==> flow/design.v <==
module DataAggregator(
           clk, reset, bit1, bit2, bit3, bit4, read_index_yaxis, read_index_xaxis,
           out_data_yaxis, out_data_xaxis, finished
       );
localparam MODE_WAIT_START = 0;
localparam MODE_WAIT_CHANNEL = 1;
localparam MODE_WAIT_DATA = 2;
localparam MODE_ASSIGN_DATA = 3;
input clk, reset;
input bit1, bit2, bit3, bit4;  
input [6:0] read_index_yaxis, read_index_xaxis;
output [15:0] out_data_yaxis;  
output [15:0] out_data_xaxis;  
output finished;
reg [15:0] data_yaxis [0:127];
reg [15:0] data_xaxis [0:127];
reg [15:0] bit1_data_buffer, bit2_data_buffer, bit3_data_buffer, bit4_data_buffer;
reg [3:0] bit1_data_buffer_index, bit2_data_buffer_index, bit3_data_buffer_index, bit4_data_buffer_index;
reg [4:0] data_index_yaxis1, data_index_yaxis2, data_index_yaxis3, data_index_yaxis4;
reg [4:0] data_index_xaxis1, data_index_xaxis2, data_index_xaxis3, data_index_xaxis4;
reg data_yaxis1_valid, data_yaxis2_valid, data_yaxis3_valid, data_yaxis4_valid;
reg data_xaxis1_valid, data_xaxis2_valid, data_xaxis3_valid, data_xaxis4_valid;
reg channel_bit1, channel_bit2, channel_bit3, channel_bit4;
reg [1:0] mode_bit1, mode_bit2, mode_bit3, mode_bit4;
wire data_yaxis_valid, data_xaxis_valid;
integer i;
always @(posedge clk) begin
    if (reset) begin
        for (i = 0; i < 128; i = i + 1) begin
            data_yaxis[i] <= 0;
            data_xaxis[i] <= 0;
        end
        bit1_data_buffer <= 0;
        bit2_data_buffer <= 0;
        bit3_data_buffer <= 0;
        bit4_data_buffer <= 0;
        bit1_data_buffer_index <= 0;
        bit2_data_buffer_index <= 0;
        bit3_data_buffer_index <= 0;
        bit4_data_buffer_index <= 0;
        data_index_yaxis1 <= 31;
        data_index_yaxis2 <= 31;
        data_index_yaxis3 <= 31;
        data_index_yaxis4 <= 31;
        data_index_xaxis1 <= 31;
        data_index_xaxis2 <= 31;
        data_index_xaxis3 <= 31;
        data_index_xaxis4 <= 31;
        data_yaxis1_valid <= 0;
        data_yaxis2_valid <= 0;
        data_yaxis3_valid <= 0;
        data_yaxis4_valid <= 0;
        data_xaxis1_valid <= 0;
        data_xaxis2_valid <= 0;
        data_xaxis3_valid <= 0;
        data_xaxis4_valid <= 0;
        channel_bit1 <= 0;
        channel_bit2 <= 0;
        channel_bit3 <= 0;
        channel_bit4 <= 0;
        mode_bit1 <= MODE_WAIT_START;
        mode_bit2 <= MODE_WAIT_START;
        mode_bit3 <= MODE_WAIT_START;
        mode_bit4 <= MODE_WAIT_START;
    end else begin
        if (mode_bit1 == MODE_WAIT_START) begin
            if (bit1) begin
                mode_bit1 <= MODE_WAIT_CHANNEL;
            end
        end else if (mode_bit1 == MODE_WAIT_CHANNEL) begin
            channel_bit1 <= bit1;
            mode_bit1 <= MODE_WAIT_DATA;
            bit1_data_buffer_index <= 15;
        end else if (mode_bit1 == MODE_WAIT_DATA) begin
            bit1_data_buffer[bit1_data_buffer_index] <= bit1;
            if (bit1_data_buffer_index >= 1) begin
                bit1_data_buffer_index <= bit1_data_buffer_index - 1;
            end else begin
                mode_bit1 <= MODE_ASSIGN_DATA;
            end
        end else if (mode_bit1 == MODE_ASSIGN_DATA) begin
            mode_bit1 <= MODE_WAIT_START;
            if (channel_bit1 == 0) begin  
                data_yaxis[data_index_yaxis1] <= bit1_data_buffer;
                if (data_index_yaxis1 >= 1) begin
                    data_index_yaxis1 <= data_index_yaxis1 - 1;
                    data_yaxis1_valid <= 0;
                end else begin
                    data_index_yaxis1 <= 31;
                    data_yaxis1_valid <= 1;
                end
            end else begin  
                data_yaxis[32 + data_index_yaxis2] <= bit1_data_buffer;
                if (data_index_yaxis2 >= 1) begin
                    data_index_yaxis2 <= data_index_yaxis2 - 1;
                    data_yaxis2_valid <= 0;
                end else begin
                    data_index_yaxis2 <= 31;
                    data_yaxis2_valid <= 1;
                end
            end
        end
        if (mode_bit2 == MODE_WAIT_START) begin
            if (bit2) begin
                mode_bit2 <= MODE_WAIT_CHANNEL;
            end
        end else if (mode_bit2 == MODE_WAIT_CHANNEL) begin
            channel_bit2 <= bit2;
            mode_bit2 <= MODE_WAIT_DATA;
            bit2_data_buffer_index <= 15;
        end else if (mode_bit2 == MODE_WAIT_DATA) begin
            bit2_data_buffer[bit2_data_buffer_index] <= bit2;
            if (bit2_data_buffer_index >= 1) begin
                bit2_data_buffer_index <= bit2_data_buffer_index - 1;
            end else begin
                mode_bit2 <= MODE_ASSIGN_DATA;
            end
        end else if (mode_bit2 == MODE_ASSIGN_DATA) begin
            mode_bit2 <= MODE_WAIT_START;
            if (channel_bit2 == 0) begin  
                data_yaxis[64 + data_index_yaxis3] <= bit2_data_buffer;
                if (data_index_yaxis3 >= 1) begin
                    data_index_yaxis3 <= data_index_yaxis3 - 1;
                    data_yaxis3_valid <= 0;
                end else begin
                    data_index_yaxis3 <= 31;
                    data_yaxis3_valid <= 1;
                end
            end else begin  
                data_yaxis[96 + data_index_yaxis4] <= bit2_data_buffer;
                if (data_index_yaxis4 >= 1) begin
                    data_index_yaxis4 <= data_index_yaxis4 - 1;
                    data_yaxis4_valid <= 0;
                end else begin
                    data_index_yaxis4 <= 31;
                    data_yaxis4_valid <= 1;
                end
            end
        end
        if (mode_bit3 == MODE_WAIT_START) begin
            if (bit3) begin
                mode_bit3 <= MODE_WAIT_CHANNEL;
            end
        end else if (mode_bit3 == MODE_WAIT_CHANNEL) begin
            channel_bit3 <= bit3;
            mode_bit3 <= MODE_WAIT_DATA;
            bit3_data_buffer_index <= 15;
        end else if (mode_bit3 == MODE_WAIT_DATA) begin
            bit3_data_buffer[bit3_data_buffer_index] <= bit3;
            if (bit3_data_buffer_index >= 1) begin
                bit3_data_buffer_index <= bit3_data_buffer_index - 1;
            end else begin
                mode_bit3 <= MODE_ASSIGN_DATA;
            end
        end else if (mode_bit3 == MODE_ASSIGN_DATA) begin
            mode_bit3 <= MODE_WAIT_START;
            if (channel_bit3 == 0) begin  
                data_xaxis[data_index_xaxis1] <= bit3_data_buffer;
                if (data_index_xaxis1 >= 1) begin
                    data_index_xaxis1 <= data_index_xaxis1 - 1;
                    data_xaxis1_valid <= 0;
                end else begin
                    data_index_xaxis1 <= 31;
                    data_xaxis1_valid <= 1;
                end
            end else begin  
                data_xaxis[32 + data_index_xaxis2] <= bit3_data_buffer;
                if (data_index_xaxis2 >= 1) begin
                    data_index_xaxis2 <= data_index_xaxis2 - 1;
                    data_xaxis2_valid <= 0;
                end else begin
                    data_index_xaxis2 <= 31;
                    data_xaxis2_valid <= 1;
                end
            end
        end
        if (mode_bit4 == MODE_WAIT_START) begin
            if (bit4) begin
                mode_bit4 <= MODE_WAIT_CHANNEL;
            end
        end else if (mode_bit4 == MODE_WAIT_CHANNEL) begin
            channel_bit4 <= bit4;
            mode_bit4 <= MODE_WAIT_DATA;
            bit4_data_buffer_index <= 15;
        end else if (mode_bit4 == MODE_WAIT_DATA) begin
            bit4_data_buffer[bit4_data_buffer_index] <= bit4;
            if (bit4_data_buffer_index >= 1) begin
                bit4_data_buffer_index <= bit4_data_buffer_index - 1;
            end else begin
                mode_bit4 <= MODE_ASSIGN_DATA;
            end
        end else if (mode_bit4 == MODE_ASSIGN_DATA) begin
            mode_bit4 <= MODE_WAIT_START;
            if (channel_bit4 == 0) begin  
                data_xaxis[64 + data_index_xaxis3] <= bit4_data_buffer;
                if (data_index_xaxis3 >= 1) begin
                    data_index_xaxis3 <= data_index_xaxis3 - 1;
                    data_xaxis3_valid <= 0;
                end else begin
                    data_index_xaxis3 <= 31;
                    data_xaxis3_valid <= 1;
                end
            end else begin  
                data_xaxis[96 + data_index_xaxis4] <= bit4_data_buffer;
                if (data_index_xaxis4 >= 1) begin
                    data_index_xaxis4 <= data_index_xaxis4 - 1;
                    data_xaxis4_valid <= 0;
                end else begin
                    data_index_xaxis4 <= 31;
                    data_xaxis4_valid <= 1;
                end
            end
        end
    end
end
assign out_data_yaxis = data_yaxis[read_index_yaxis];
assign out_data_xaxis = data_xaxis[read_index_xaxis];
assign data_yaxis_valid = (data_yaxis1_valid && data_yaxis2_valid && data_yaxis3_valid && data_yaxis4_valid);
assign data_xaxis_valid = (data_xaxis1_valid && data_xaxis2_valid && data_xaxis3_valid && data_xaxis4_valid);
assign finished = (data_yaxis_valid && data_xaxis_valid);
endmodule
Ticket comment

=== Tool chain data of DataAggregator ===
Tool output for the design above before and after an edit, in the order of the flow.
"unedited" refers to lines of the RTL above, "edited" to lines of the edited file.
"difference" is "edited" less "unedited", of the values as shown; "relative change" is that difference over "unedited", in percent.
Cell names lack the library's common part.
The mark - stands for no value.

* Top module: DataAggregator
* Clock: clk
* Library: sky130hd
* Library corner: tt_025C_1v80

=== The edit ===
The edit as a unified diff against the file above.
This change comes from a script, not from a designer; no optimisation was intended.

<pre>
@@ -119,5 +119,5 @@
             mode_bit2 <= MODE_WAIT_START;
             if (channel_bit2 == 0) begin  
-                data_yaxis[64 + data_index_yaxis3] <= bit2_data_buffer;
+                data_yaxis[64 ^ data_index_yaxis3] <= bit2_data_buffer;
                 if (data_index_yaxis3 >= 1) begin
                     data_index_yaxis3 <= data_index_yaxis3 - 1;
</pre>

=== Elaborated design ===
Counts by Yosys on the flattened word-level netlist (proc, flatten, opt, wreduce; memories kept). Register bits leave out memories and registers merged into their read ports (data or address). Print and check cells are left out. Cells with the same type and inputs are merged into one.
Yosys's memory passes give these memory sizes; they may raise the number of words (mostly to a power of two), join words into wider ones and drop unused or constant bits.

{| class="wikitable"
|+ Cells by class
! element !! unedited !! edited !! difference !! relative change (%)
|-
| $mul || 0 || 0 || 0 || -
|-
| $add $sub $neg || 22 || 21 || -1 || -4.55
|-
| shifts and indexed selects || 8 || 8 || 0 || 0.00
|-
| multiplexer cells || 209 || 209 || 0 || 0.00
|-
| reductions and logical operators || 51 || 51 || 0 || 0.00
|-
| order comparisons || 12 || 12 || 0 || 0.00
|-
| eq/ne operators || 20 || 20 || 0 || 0.00
|-
| divide/modulo/power cells || 0 || 0 || 0 || -
|-
| bitwise gates (word level) || 28 || 28 || 0 || 0.00
|}

{| class="wikitable"
|+ Operators with widths
! cell !! unedited !! edited !! difference !! relative change (%)
|-
| 7-bit by 5-bit adder with 7-bit output with constant A || 4 || 3 || -1 || -25.00
|-
| 1-bit two-way mux || 61 || 61 || 0 || 0.00
|-
| 16-bit two-way mux || 52 || 52 || 0 || 0.00
|-
| 7-bit two-way mux || 52 || 52 || 0 || 0.00
|-
| 2-bit two-way mux || 24 || 24 || 0 || 0.00
|-
| 1-bit NOT || 16 || 16 || 0 || 0.00
|-
| 4-bit two-way mux || 12 || 12 || 0 || 0.00
|-
| 3-bit AND reduction || 12 || 12 || 0 || 0.00
|-
| 2-bit == test with constant B || 8 || 8 || 0 || 0.00
|-
| 5-bit by 1-bit >= comparator with 1-bit output with constant B || 8 || 8 || 0 || 0.00
|-
| 5-bit two-way mux || 8 || 8 || 0 || 0.00
|-
| 5-bit AND reduction || 8 || 8 || 0 || 0.00
|-
| 2-bit nonzero test || 8 || 8 || 0 || 0.00
|-
| 5-bit by 1-bit subtractor with 5-bit output with constant B || 8 || 8 || 0 || 0.00
|-
| 1-bit logical AND || 7 || 7 || 0 || 0.00
|-
| 16-bit AND || 4 || 4 || 0 || 0.00
|-
| 2-bit by 1-bit == test with 1-bit output with constant B || 4 || 4 || 0 || 0.00
|-
| 4-bit by 1-bit >= comparator with 1-bit output with constant B || 4 || 4 || 0 || 0.00
|-
| 2-bit zero test || 4 || 4 || 0 || 0.00
|-
| 2-bit inequality test with constant B || 4 || 4 || 0 || 0.00
|-
| 4-bit inequality test with constant B || 4 || 4 || 0 || 0.00
|-
| 4-bit negation with 5-bit output || 4 || 4 || 0 || 0.00
|-
| 16-bit NOT || 4 || 4 || 0 || 0.00
|-
| 16-bit OR || 4 || 4 || 0 || 0.00
|-
| 2-bit AND reduction || 4 || 4 || 0 || 0.00
|-
| 4-bit nonzero test || 4 || 4 || 0 || 0.00
|-
| 16-bit OR reduction || 4 || 4 || 0 || 0.00
|-
| 1-bit by 5-bit variable shift with 16-bit output || 4 || 4 || 0 || 0.00
|}

Not every row of either side is listed.

{| class="wikitable"
|+ Word-level totals
! element !! unedited !! edited !! difference !! relative change (%)
|-
| latch bits || 0 || 0 || 0 || -
|-
| memories kept || 2 || 2 || 0 || 0.00
|-
| input bits || 20 || 20 || 0 || 0.00
|-
| output and inout port bits || 33 || 33 || 0 || 0.00
|-
| memory bits (writable) || 4096 || 4096 || 0 || 0.00
|-
| elaborated cells || 384 || 383 || -1 || -0.26
|-
| memory bits (read-only) || 0 || 0 || 0 || -
|-
| register bits after elaboration || 140 || 140 || 0 || 0.00
|}

=== Depth ===
Yosys ltp: most cells in a row. Word level: on the elaborated netlist, between registers, memories and ports. Mapped: between sequential cells and ports; inverters and the memories' decode and read muxes count.

{| class="wikitable"
|+ Depth
! element !! unedited !! edited !! difference !! relative change (%)
|-
| depth after elaboration || 8 || 8 || 0 || 0.00
|-
| ABC_AREA || 0 || 0 || - || -
|-
| gate-level depth with buffers || 9 || 9 || 0 || 0.00
|-
| mapped depth without buffers || 7 || 7 || 0 || 0.00
|}

=== After synthesis ===
Source: synth_stat.txt of the flow (Yosys; design flattened, memories mapped). It holds for the ABC_AREA given above (unset counts as 0); a run with the other value may have another netlist.

{| class="wikitable"
|+ Cell types
! cell type !! unedited !! edited !! difference !! relative change (%)
|-
| nand3b_1 || 26 || 15 || -11 || -42.31
|-
| nor2_1 || 343 || 351 || +8 || +2.33
|-
| nor2_2 || 8 || 1 || -7 || -87.50
|-
| clkbuf_1 || 938 || 933 || -5 || -0.53
|-
| nand2_1 || 99 || 104 || +5 || +5.05
|-
| buf_1 || 50 || 55 || +5 || +10.00
|-
| nor3_1 || 40 || 35 || -5 || -12.50
|-
| xnor2_1 || 21 || 26 || +5 || +23.81
|-
| and3_1 || 16 || 12 || -4 || -25.00
|-
| nor2b_1 || 10 || 14 || +4 || +40.00
|-
| nand4_1 || 7 || 11 || +4 || +57.14
|-
| a41oi_2 || 4 || 0 || -4 || -100.00
|-
| buf_4 || 2 || 6 || +4 || +200.00
|-
| mux2_2 || 37 || 40 || +3 || +8.11
|-
| xor2_1 || 19 || 16 || -3 || -15.79
|-
| mux2i_2 || 3 || 0 || -3 || -100.00
|-
| or4b_1 || 0 || 3 || +3 || -
|-
| buf_2 || 103 || 101 || -2 || -1.94
|}

Not every row of either side is listed.

{| class="wikitable"
|+ Synthesis totals
! element !! unedited !! edited !! difference !! relative change (%)
|-
| mapped cells || 12113 || 12106 || -7 || -0.06
|-
| mapped area (µm²) || 194066.1 || 193939.8 || -126.3 || -0.07
|-
| buffer cells || 1101 || 1101 || 0 || 0.00
|-
| area of sequential cells (µm²) || 125960.8 || 125960.8 || 0.0 || 0.00
|-
| mapped flip-flops || 4244 || 4244 || 0 || 0.00
|}

=== Timing after synthesis ===
Source: OpenSTA report_checks on the synthesized netlist (no wires, ideal clock, input and output delay 20% of the period each), path of least setup slack; recovery checks are left aside. Register names are those of the netlist, which keeps one name where synthesis merged equal registers.

{| class="wikitable"
|+ Timing path after synthesis
! element !! unedited !! edited !! difference !! relative change (%)
|-
| kind || input to output || input to output || - || -
|-
| start point || input read_index_xaxis[0] || input read_index_yaxis[0] || - || -
|-
| end point || output out_data_xaxis[0] || output out_data_yaxis[0] || - || -
|-
| stages on the path || 6 || 6 || 0 || 0.00
|-
| data arrival time (ps) || 4413 || 4450 || +37 || +0.84
|-
| data required time (ps) || 8000 || 8000 || 0 || 0.00
|-
| buffers on the path || 2 || 2 || 0 || 0.00
|-
| delay of the path (ps) || 2413 || 2450 || +37 || +1.53
|-
| path slack (ps) || 3587 || 3550 || -37 || -
|-
| period (ps) || 10000 || 10000 || 0 || 0.00
|-
| time at the first pin (ps) || 2000 || 2000 || 0 || 0.00
|-
| input delay (ps) || 2000 || 2000 || 0 || 0.00
|-
| output delay (ps) || 2000 || 2000 || 0 || 0.00
|-
| synthesis period reached (ps) || 6413 || 6450 || +37 || +0.58
|}

"delay of the path" = arrival - input delay + setup time.
A path that ends at an output port has no setup time.
"stages on the path": output pins that drive a net of the path, with the launching flip-flop's if there is one; two outputs of one cell count as two.
"synthesis period reached" is the clock period less the worst setup slack; recovery checks do not enter. This is arithmetic on one report: input and output delays are still those of the set period (20% each).
Between the ends stands the longest chain of elaborated cells between them, by number of cells; it is not shown to be the way that was timed. Of several equally long chains one is given.
A line is the first line of the expression or statement that the cell stems from. Yosys adds cells for indexed reads and writes and turns some case tables into memories.
A memory read counts as a cell of the chain, while the word-level depth stops at memories.

Between the ends, after synthesis, unedited:
* Path through: buf_4 > buf_1 > mux4_2 > mux4_2 > mux4_2 > mux2_2
* Length of the longest elaborated chain: 1
* Elaborated cells between the ends (all ways): 1
* RTL lines with such cells: 1
* Those cells by class: memory (1)

{| class="wikitable"
|+ RTL lines, path after synthesis, unedited
! element !! line !! source
|-
| start, declared || 11 || <nowiki>input [6:0] read_index_yaxis, read_index_xaxis;</nowiki>
|-
| memory 128 x 16 bit || 16 || <nowiki>reg [15:0] data_xaxis [0:127];</nowiki>
|-
| end, declared || 13 || <nowiki>output [15:0] out_data_xaxis;</nowiki>
|}

Between the ends, after synthesis, edited:
* Path through: buf_2 > buf_1 > mux4_2 > mux4_2 > mux4_2 > mux2_2
* Length of the longest elaborated chain: 1
* Elaborated cells between the ends (all ways): 1
* RTL lines with such cells: 1
* Those cells by class: memory (1)

{| class="wikitable"
|+ RTL lines, path after synthesis, edited
! element !! line !! source
|-
| start, declared || 11 || <nowiki>input [6:0] read_index_yaxis, read_index_xaxis;</nowiki>
|-
| memory 128 x 16 bit || 15 || <nowiki>reg [15:0] data_yaxis [0:127];</nowiki>
|-
| end, declared || 12 || <nowiki>output [15:0] out_data_yaxis;</nowiki>
|}

=== Path in the finished layout ===
From the final timing report of the runs of pair 1: the path of least setup slack in the routed layout; clock arrival at registers is part of the times.
The path's times are printed in steps of 10 ps; the period is the one set.

{| class="wikitable"
|+ Timing path post-layout
! element !! unedited !! edited !! difference !! relative change (%)
|-
| kind || input to output || input to output || - || -
|-
| start point || input read_index_yaxis[2] || input read_index_yaxis[0] || - || -
|-
| end point || output out_data_yaxis[14] || output out_data_yaxis[8] || - || -
|-
| path slack (ps) || 2010 || 2080 || +70 || -
|-
| buffers on the path || 4 || 3 || -1 || -25.00
|-
| time at the first pin (ps) || 2000 || 2000 || 0 || 0.00
|-
| stages on the path || 8 || 7 || -1 || -12.50
|-
| data arrival time (ps) || 5990 || 5920 || -70 || -1.17
|-
| period (ps) || 10000 || 10000 || 0 || 0.00
|-
| input delay (ps) || 2000 || 2000 || 0 || 0.00
|-
| output delay (ps) || 2000 || 2000 || 0 || 0.00
|-
| data required time (ps) || 8000 || 8000 || 0 || 0.00
|}

Between the ends stands the longest chain of elaborated cells between them, by number of cells; it is not shown to be the way that was timed. Of several equally long chains one is given.
A memory read counts as a cell of the chain, while the word-level depth stops at memories.

Between the ends, post-layout, unedited:
* Path through: buf_8 > buf_4 > buf_4 > mux4_2 > mux4_2 > mux4_2 > mux2_2 > clkdlybuf4s50_1
* Length of the longest elaborated chain: 1
* Elaborated cells between the ends (all ways): 1
* RTL lines with such cells: 1
* Those cells by class: memory (1)

{| class="wikitable"
|+ RTL lines, path post-layout, unedited
! element !! line !! source
|-
| start, declared || 11 || <nowiki>input [6:0] read_index_yaxis, read_index_xaxis;</nowiki>
|-
| memory 128 x 16 bit || 15 || <nowiki>reg [15:0] data_yaxis [0:127];</nowiki>
|-
| end, declared || 12 || <nowiki>output [15:0] out_data_yaxis;</nowiki>
|}

Between the ends, post-layout, edited:
* Path through: buf_8 > buf_12 > mux4_2 > mux4_2 > mux4_2 > mux2_2 > clkdlybuf4s50_1
* Length of the longest elaborated chain: 1
* Elaborated cells between the ends (all ways): 1
* RTL lines with such cells: 1
* Those cells by class: memory (1)

{| class="wikitable"
|+ RTL lines, path post-layout, edited
! element !! line !! source
|-
| start, declared || 11 || <nowiki>input [6:0] read_index_yaxis, read_index_xaxis;</nowiki>
|-
| memory 128 x 16 bit || 15 || <nowiki>reg [15:0] data_yaxis [0:127];</nowiki>
|-
| end, declared || 12 || <nowiki>output [15:0] out_data_yaxis;</nowiki>
|}

=== Measured runs ===
Both versions went through the flow (Yosys, OpenROAD) with the same settings in each pair. Constraints: input delay and output delay 20% of the set period each, output load 0.01 pF.

Settings, pair 1:
* CORE_UTILIZATION: 45
* PLACE_DENSITY: 0.6
* period_ns: 10.0
* CAP_MARGIN: 20
* CORE_MARGIN: 2
* SLEW_MARGIN: 20

{| class="wikitable"
|+ Measured results, pair 1
! element !! unedited !! edited !! difference !! relative change (%)
|-
| sum of negative setup slack (ps) || 0 || 0 || 0 || -
|-
| achieved period (ps) || 7987 || 7920 || -67 || -0.84
|-
| area inside the die boundary (µm²) || 436524.0 || 436247.0 || -277.0 || -0.06
|-
| lowest setup slack (ps) || 2013 || 2080 || +67 || -
|-
| utilization (%) || 50.1 || 50.1 || 0.0 || -
|-
| lowest hold slack (ps) || 464 || 452 || -12 || -
|-
| cell area after synthesis (µm²) || 194066.1 || 193939.8 || -126.3 || -0.07
|}

Settings, pair 2:
* CAP_MARGIN: 20
* CELL_PAD_IN_SITES_GLOBAL_PLACEMENT: 0
* CORE_ASPECT_RATIO: 1.3
* CORE_MARGIN: 2
* CORE_UTILIZATION: 26
* GPL_ROUTABILITY_DRIVEN: 1
* HOLD_SLACK_MARGIN: -0.03
* PLACE_DENSITY_LB_ADDON: 0.12
* SETUP_SLACK_MARGIN: -0.41
* period_ns: 6.86
* SLEW_MARGIN: 20

{| class="wikitable"
|+ Measured results, pair 2
! element !! unedited !! edited !! difference !! relative change (%)
|-
| sum of negative setup slack (ps) || 0 || 0 || 0 || -
|-
| achieved period (ps) || 6473 || 6445 || -28 || -0.43
|-
| area inside the die boundary (µm²) || 753398.0 || 752903.0 || -495.0 || -0.07
|-
| lowest setup slack (ps) || 387 || 415 || +28 || -
|-
| utilization (%) || 29.9 || 29.9 || 0.0 || -
|-
| lowest hold slack (ps) || 458 || 458 || 0 || -
|-
| cell area after synthesis (µm²) || 194066.1 || 193939.8 || -126.3 || -0.07
|}

"achieved period" = clock period - worst setup slack. The figure is calculated, with input and output delays left at 20% of the set period.
